==> flow/design.v <==
module APB_Slave#( parameter DWIDTH = 32, AWIDTH = 5)            
(   input                                      PCLK,             
    input                                   PRESETn,             
    input                                     PSELx,             
    input                                   PENABLE,             
    input                        [AWIDTH-1:0] PADDR,             
    input                                    PWRITE,             
    input                       [DWIDTH-1:0] PWDATA,             
    output reg                  [DWIDTH-1:0] PRDATA,             
    output                                   PREADY,             
    output                                   PSLVERR             
);  
    localparam                  [2:0] IDLE   = 3'b000;           
    localparam                  [2:0] READY  = 3'b001;           
    localparam                  [2:0] READ   = 3'b010;           
    localparam                  [2:0] WRITE  = 3'b011;           
    localparam                  [2:0] ERROR  = 3'b100;           
    reg                           [2:0] current_state;           
    reg                           [2:0]    next_state;           
    reg           [DWIDTH-1:0] mem_arr[2**AWIDTH-1:0];           
    wire          [AWIDTH-1:0]           base_address;           
    wire                                   PADDR_VALID;          
always @(posedge PCLK,negedge PRESETn)
    if(!PRESETn)
        current_state <= IDLE;  
    else
        current_state <= next_state;  
always @(*)
begin
    case(current_state)  
        IDLE : 
                next_state <= PSELx? READY:IDLE;  
        READY: 
                next_state <= !PSELx?                IDLE   
                            : !PADDR_VALID?         ERROR  
                            : !PENABLE?             READY  
                            : !PWRITE?              READ
                            :                       WRITE; 
        WRITE: 
                next_state <= !PSELx?                IDLE   
                            : !PENABLE?             READY  
                            :                       WRITE; 
        READ : 
                next_state <= !PSELx?                IDLE   
                            : !PENABLE?             READY  
                            :                       READ;  
        ERROR: 
                next_state <= PSELx&!PADDR_VALID?   ERROR  
                            : PSELx?                READY  
                            :                       IDLE;  
        default:
                next_state <= IDLE;
    endcase
end
always @(posedge PCLK)
begin
    if(current_state==READY && PSELx && PENABLE && PWRITE)
        mem_arr[PADDR] <= PWDATA;
end
always @(*)
begin
    if(current_state==READY && PSELx && PENABLE && !PWRITE)
        PRDATA = mem_arr[PADDR];
    else
        PRDATA = {DWIDTH{1'b0}};
end
    assign base_address[AWIDTH-1:0] = 'b0;
    assign PADDR_VALID = (PADDR>base_address) || (PADDR<(2**AWIDTH-1+base_address));
    assign PREADY= (current_state==READY);
    assign PSLVERR= (current_state==ERROR);
endmodule
**Reports on APB_Slave**

Module APB_Slave before and after one edit of its RTL, step after step.
"before" refers to lines of the RTL above, "after" to lines of the edited file.
"difference" is "after" less "before", of the values as shown.
Operators: Yosys type, input widths -> output width; for muxes data width and select width s.
Cell names lack the library's common part.
A cell with -- has no value.

- Top: APB_Slave
- Clock port: PCLK
- Standard-cell library: sky130hd
- Library corner: tt_025C_1v80

**The edit**

Unified diff, file above to edited file.
This change comes from a script, not from a designer. No optimisation was intended, and the edited design may behave differently.

```diff
@@ -1,3 +1,3 @@
-module APB_Slave#( parameter DWIDTH = 32, AWIDTH = 5)            
+module APB_Slave#( parameter DWIDTH = 32, AWIDTH = 4)            
 (   input                                      PCLK,             
     input                                   PRESETn,             
```

**Word level**

Yosys after proc, flatten, opt, wreduce and memory -nomap, before mapping. Enables and synchronous resets that opt folds into registers are not counted as muxes. Memory bits, and registers merged into a memory's read port (data or address), are not among the register bits. Print and check cells are not counted. Equal cells are merged and count once.
Yosys's memory passes give these memory sizes; they may raise the number of words (mostly to a power of two), join words into wider ones and drop unused or constant bits.

Bit counts:

| element | before | after | difference |
|---|---|---|---|
| word-level cells | 32 | 32 | 0 |
| memories | 1 | 1 | 0 |
| register bits after elaboration | 3 | 3 | 0 |
| input bits | 42 | 41 | -1 |
| bits in read-only memories | 0 | 0 | 0 |
| output and inout port bits | 34 | 34 | 0 |
| bits in writable memories | 1,024 | 512 | -512 |
| bits in latches | 0 | 0 | 0 |
| word width x clocked read ports | 0 | 0 | 0 |

Memory list:

| element | before | after |
|---|---|---|
| words x width with read and write ports | mem_arr 32x32 r1 w1 | mem_arr 16x32 r1 w1 |

Operators by class:

| element | before | after | difference |
|---|---|---|---|
| multiplexer cells | 15 | 15 | 0 |
| multipliers | 0 | 0 | 0 |
| bitwise gates (word level) | 1 | 1 | 0 |
| add/sub/neg operators | 0 | 0 | 0 |
| reduce/logical cells | 8 | 8 | 0 |
| shift-type cells | 0 | 0 | 0 |
| equal/unequal tests | 4 | 4 | 0 |
| div/mod/pow operators | 0 | 0 | 0 |
| order comparisons | 2 | 2 | 0 |

Operators with widths:

| operator | before | after | difference |
|---|---|---|---|
| $gt 5x1->1 const B | 1 | 0 | -1 |
| $lt 5x5->1 const B | 1 | 0 | -1 |
| $mux 5 | 1 | 0 | -1 |
| $gt 4x1->1 const B | 0 | 1 | +1 |
| $lt 4x4->1 const B | 0 | 1 | +1 |
| $mux 4 | 0 | 1 | +1 |

Unchanged operator kinds not shown: 13.

**Depth**

Longest topological path by Yosys (ltp), each cell counted once; first at word level (registers and memories cut), then after technology mapping (sequential cells cut; the memories' decode and read muxes count).

Depth:

| element | before | after | difference |
|---|---|---|---|
| depth after elaboration | 6 | 6 | 0 |
| ABC_AREA | 0 | 0 | -- |
| depth in mapped cells | 8 | 6 | -2 |
| depth with buffers taken out | 4 | 3 | -1 |

**Synthesis result**

The flow's flattened synthesis, as Yosys stat reports it; memories are mapped. The netlist is that of the ABC_AREA named above (0 if unset); the other value can give another one.

Cells by type:

| cell type | before | after | difference |
|---|---|---|---|
| edfxtp_1 | 1,024 | 512 | -512 |
| mux2i_1 | 512 | 32 | -480 |
| o22ai_1 | 254 | 0 | -254 |
| mux4_2 | 0 | 128 | +128 |
| nor2_1 | 97 | 15 | -82 |
| nand3_1 | 3 | 65 | +62 |
| buf_2 | 68 | 19 | -49 |
| a31oi_1 | 32 | 0 | -32 |
| nor4_1 | 32 | 0 | -32 |
| o211ai_1 | 0 | 32 | +32 |
| clkbuf_1 | 48 | 22 | -26 |
| nand4bb_1 | 6 | 0 | -6 |
| nand4b_1 | 5 | 0 | -5 |
| nand2_1 | 5 | 2 | -3 |
| or4b_1 | 3 | 0 | -3 |
| nand2b_1 | 0 | 3 | +3 |
| buf_4 | 3 | 1 | -2 |
| nand4_1 | 2 | 0 | -2 |

Unchanged cell types not shown: 5.
The list need not be complete.

Synthesis totals:

| element | before | after | difference |
|---|---|---|---|
| mapped area (mm²) | 0.0393352 | 0.0197602 | -0.0195750 |
| standard cells after synthesis | 2,130 | 866 | -1,264 |
| buffers | 129 | 54 | -75 |
| flip-flops | 1,029 | 517 | -512 |
| sequential area (mm²) | 0.0308759 | 0.0155011 | -0.0153748 |

**Timing after synthesis**

Path of least setup slack by OpenSTA after synthesis, without wires, with an ideal clock, recovery checks aside; 20% of the period is set as input and as output delay. Where synthesis merged equal registers, the netlist keeps one of their names.

Timing path post-synthesis:

| element | before | after | difference |
|---|---|---|---|
| kind | in2reg | in2reg | -- |
| start point | input PADDR[1] | input PADDR[0] | -- |
| end point | memory mem_arr[27][0] | memory mem_arr[0][0] | -- |
| path delay (ns) | 3.674 | 3.616 | -0.058 |
| clock period (ns) | 5.5 | 5.5 | 0.0 |
| setup slack (ns) | 0.726 | 0.784 | +0.058 |
| required time (ns) | 5.039 | 5.039 | 0.000 |
| buffers on the path | 4 | 3 | -1 |
| setup time (ns) | 0.461 | 0.461 | 0.000 |
| driving pins on the path | 6 | 5 | -1 |
| launch time at the first pin (ns) | 1.100 | 1.100 | 0.000 |
| arrival time (ns) | 4.313 | 4.255 | -0.058 |
| external input delay (ns) | 1.100 | 1.100 | 0.000 |
| synthesis period reached (ns) | 4.774 | 4.716 | -0.058 |

"path delay" = arrival - input delay + setup time.
"driving pins on the path" counts driving pins, that of a launching flip-flop among them; a cell with two outputs on the path counts twice.
"synthesis period reached" is the clock period less the worst setup slack; recovery checks do not enter. This is arithmetic on one report: input and output delays are still those of the set period (20% each).
Between the ends stands the longest chain of elaborated cells between them, by number of cells; it is not shown to be the way that was timed. Of several equally long chains one is given.
Each line given opens the expression or statement behind the cell; cells for indexed reads and writes are added by Yosys, which also makes memories of some case tables.

On the way, post-synthesis, before:
- Cells stage by stage: buf_2 > buf_2 > buf_2 > buf_2 > nand3_1 > nor3_1
- Cells in the longest elaborated chain: 1
- Elaborated cells between the ends (all ways): 1
- Source lines of those cells: 1
- Classes of those cells: mux: 1

Ends and longest elaborated chain, post-synthesis, before:

| element | line | RTL |
|---|---|---|
| start: declaration | 6 | `input                        [AWIDTH-1:0] PADDR,` |
| $mux 5 | 57 | `if(current_state==READY && PSELx && PENABLE && PWRITE)` |
| end: declaration | 20 | `reg           [DWIDTH-1:0] mem_arr[2**AWIDTH-1:0];` |

On the way, post-synthesis, after:
- Cells stage by stage: buf_2 > buf_6 > buf_4 > or3b_2 > nor3_1
- Cells in the longest elaborated chain: 1
- Elaborated cells between the ends (all ways): 1
- Source lines of those cells: 1
- Classes of those cells: mux: 1

Ends and longest elaborated chain, post-synthesis, after:

| element | line | RTL |
|---|---|---|
| start: declaration | 6 | `input                        [AWIDTH-1:0] PADDR,` |
| $mux 4 | 57 | `if(current_state==READY && PSELx && PENABLE && PWRITE)` |
| end: declaration | 20 | `reg           [DWIDTH-1:0] mem_arr[2**AWIDTH-1:0];` |

**Timing after layout**

Path of least setup slack in the final report of each run of pair A (OpenROAD, finished layout, wires in). Where an end is a register, its clock arrival counts in the times.

Timing path after layout:

| element | before | after | difference |
|---|---|---|---|
| kind | in2out | in2out | -- |
| start point | input PADDR[4] | input PADDR[2] | -- |
| end point | output PRDATA[13] | output PRDATA[0] | -- |
| external output delay (ns) | 1.09 | 1.09 | 0.00 |
| driving pins on the path | 8 | 6 | -2 |
| clock period (ns) | 5.45 | 5.45 | 0.00 |
| launch time at the first pin (ns) | 1.09 | 1.09 | 0.00 |
| external input delay (ns) | 1.09 | 1.09 | 0.00 |
| setup slack (ns) | 0.20 | 0.40 | +0.20 |
| required time (ns) | 4.36 | 4.36 | 0.00 |
| arrival time (ns) | 4.16 | 3.96 | -0.20 |
| buffers on the path | 4 | 3 | -1 |

Between the ends stands the longest chain of elaborated cells between them, by number of cells; it is not shown to be the way that was timed. Of several equally long chains one is given.
A memory read counts as a cell of the chain, while the word-level depth stops at memories.

On the way, after layout, before:
- Cells stage by stage: clkdlybuf4s50_1 > or4_2 > buf_12 > o22ai_1 > nor4_1 > buf_4 > a31oi_1 > clkdlybuf4s50_1
- Cells in the longest elaborated chain: 2
- Elaborated cells between the ends (all ways): 2
- Source lines of those cells: 2
- Classes of those cells: mux: 1; memory: 1

Ends and longest elaborated chain, after layout, before:

| element | line | RTL |
|---|---|---|
| start: declaration | 6 | `input                        [AWIDTH-1:0] PADDR,` |
| $mem_v2 32x32 | 20 | `reg           [DWIDTH-1:0] mem_arr[2**AWIDTH-1:0];` |
| $mux 32 | 62 | `if(current_state==READY && PSELx && PENABLE && !PWRITE)` |
| end: declaration | 9 | `output reg                  [DWIDTH-1:0] PRDATA,` |

On the way, after layout, after:
- Cells stage by stage: clkdlybuf4s50_1 > nor2b_4 > buf_4 > nand3_1 > o211ai_1 > clkdlybuf4s50_1
- Cells in the longest elaborated chain: 2
- Elaborated cells between the ends (all ways): 2
- Source lines of those cells: 2
- Classes of those cells: mux: 1; memory: 1

Ends and longest elaborated chain, after layout, after:

| element | line | RTL |
|---|---|---|
| start: declaration | 6 | `input                        [AWIDTH-1:0] PADDR,` |
| $mem_v2 16x32 | 20 | `reg           [DWIDTH-1:0] mem_arr[2**AWIDTH-1:0];` |
| $mux 32 | 62 | `if(current_state==READY && PSELx && PENABLE && !PWRITE)` |
| end: declaration | 9 | `output reg                  [DWIDTH-1:0] PRDATA,` |

**Layout results**

Both versions went through the flow (Yosys, OpenROAD) with the same settings in each pair. Constraints: input delay and output delay 20% of the set period each, output load 0.01 pF.

Settings, pair A:
- period_ns: 5.45
- CAP_MARGIN: 20
- CORE_MARGIN: 2
- CORE_UTILIZATION: 40
- SLEW_MARGIN: 20

Measured results, pair A:

| element | before | after | difference |
|---|---|---|---|
| total die area (mm²) | 0.100863 | 0.0511936 | -0.0496694 |
| utilization in the final report | 0.466 | 0.473 | +0.007 |
| power consumption (uW) | 15,922 | 8,074 | -7,848 |
| worst hold slack in the final report (ns) | 0.514 | 0.525 | +0.011 |
| lowest setup slack (ns) | 0.200 | 0.405 | +0.205 |
| area of the standard cells in the finished layout (mm²) | 0.0456788 | 0.0230959 | -0.0225829 |
| chip area in the Yosys report (mm²) | 0.0393352 | 0.0197602 | -0.0195750 |

Settings, pair B:
- ABC_AREA: 0
- CAP_MARGIN: 15
- CELL_PAD_IN_SITES_DETAIL_PLACEMENT: 2
- CELL_PAD_IN_SITES_GLOBAL_PLACEMENT: 1
- CORE_UTILIZATION: 28
- CTS_CLUSTER_DIAMETER: 337
- GPL_ROUTABILITY_DRIVEN: 0
- MIN_ROUTING_LAYER: met1
- PLACE_DENSITY_LB_ADDON: 0.05
- period_ns: 9.12
- CORE_MARGIN: 2
- SLEW_MARGIN: 20

Measured results, pair B:

| element | before | after | difference |
|---|---|---|---|
| total die area (mm²) | 0.143497 | 0.0727138 | -0.0707832 |
| utilization in the final report | 0.334 | 0.338 | +0.004 |
| power consumption (uW) | 10,124 | 5,170 | -4,954 |
| worst hold slack in the final report (ns) | 0.536 | 0.501 | -0.035 |
| lowest setup slack (ns) | 1.380 | 2.664 | +1.284 |
| area of the standard cells in the finished layout (mm²) | 0.0465634 | 0.0236314 | -0.0229320 |
| chip area in the Yosys report (mm²) | 0.0393352 | 0.0197602 | -0.0195750 |

"power consumption" rests on the timing tool's default activity at the inputs, not on a simulated workload.
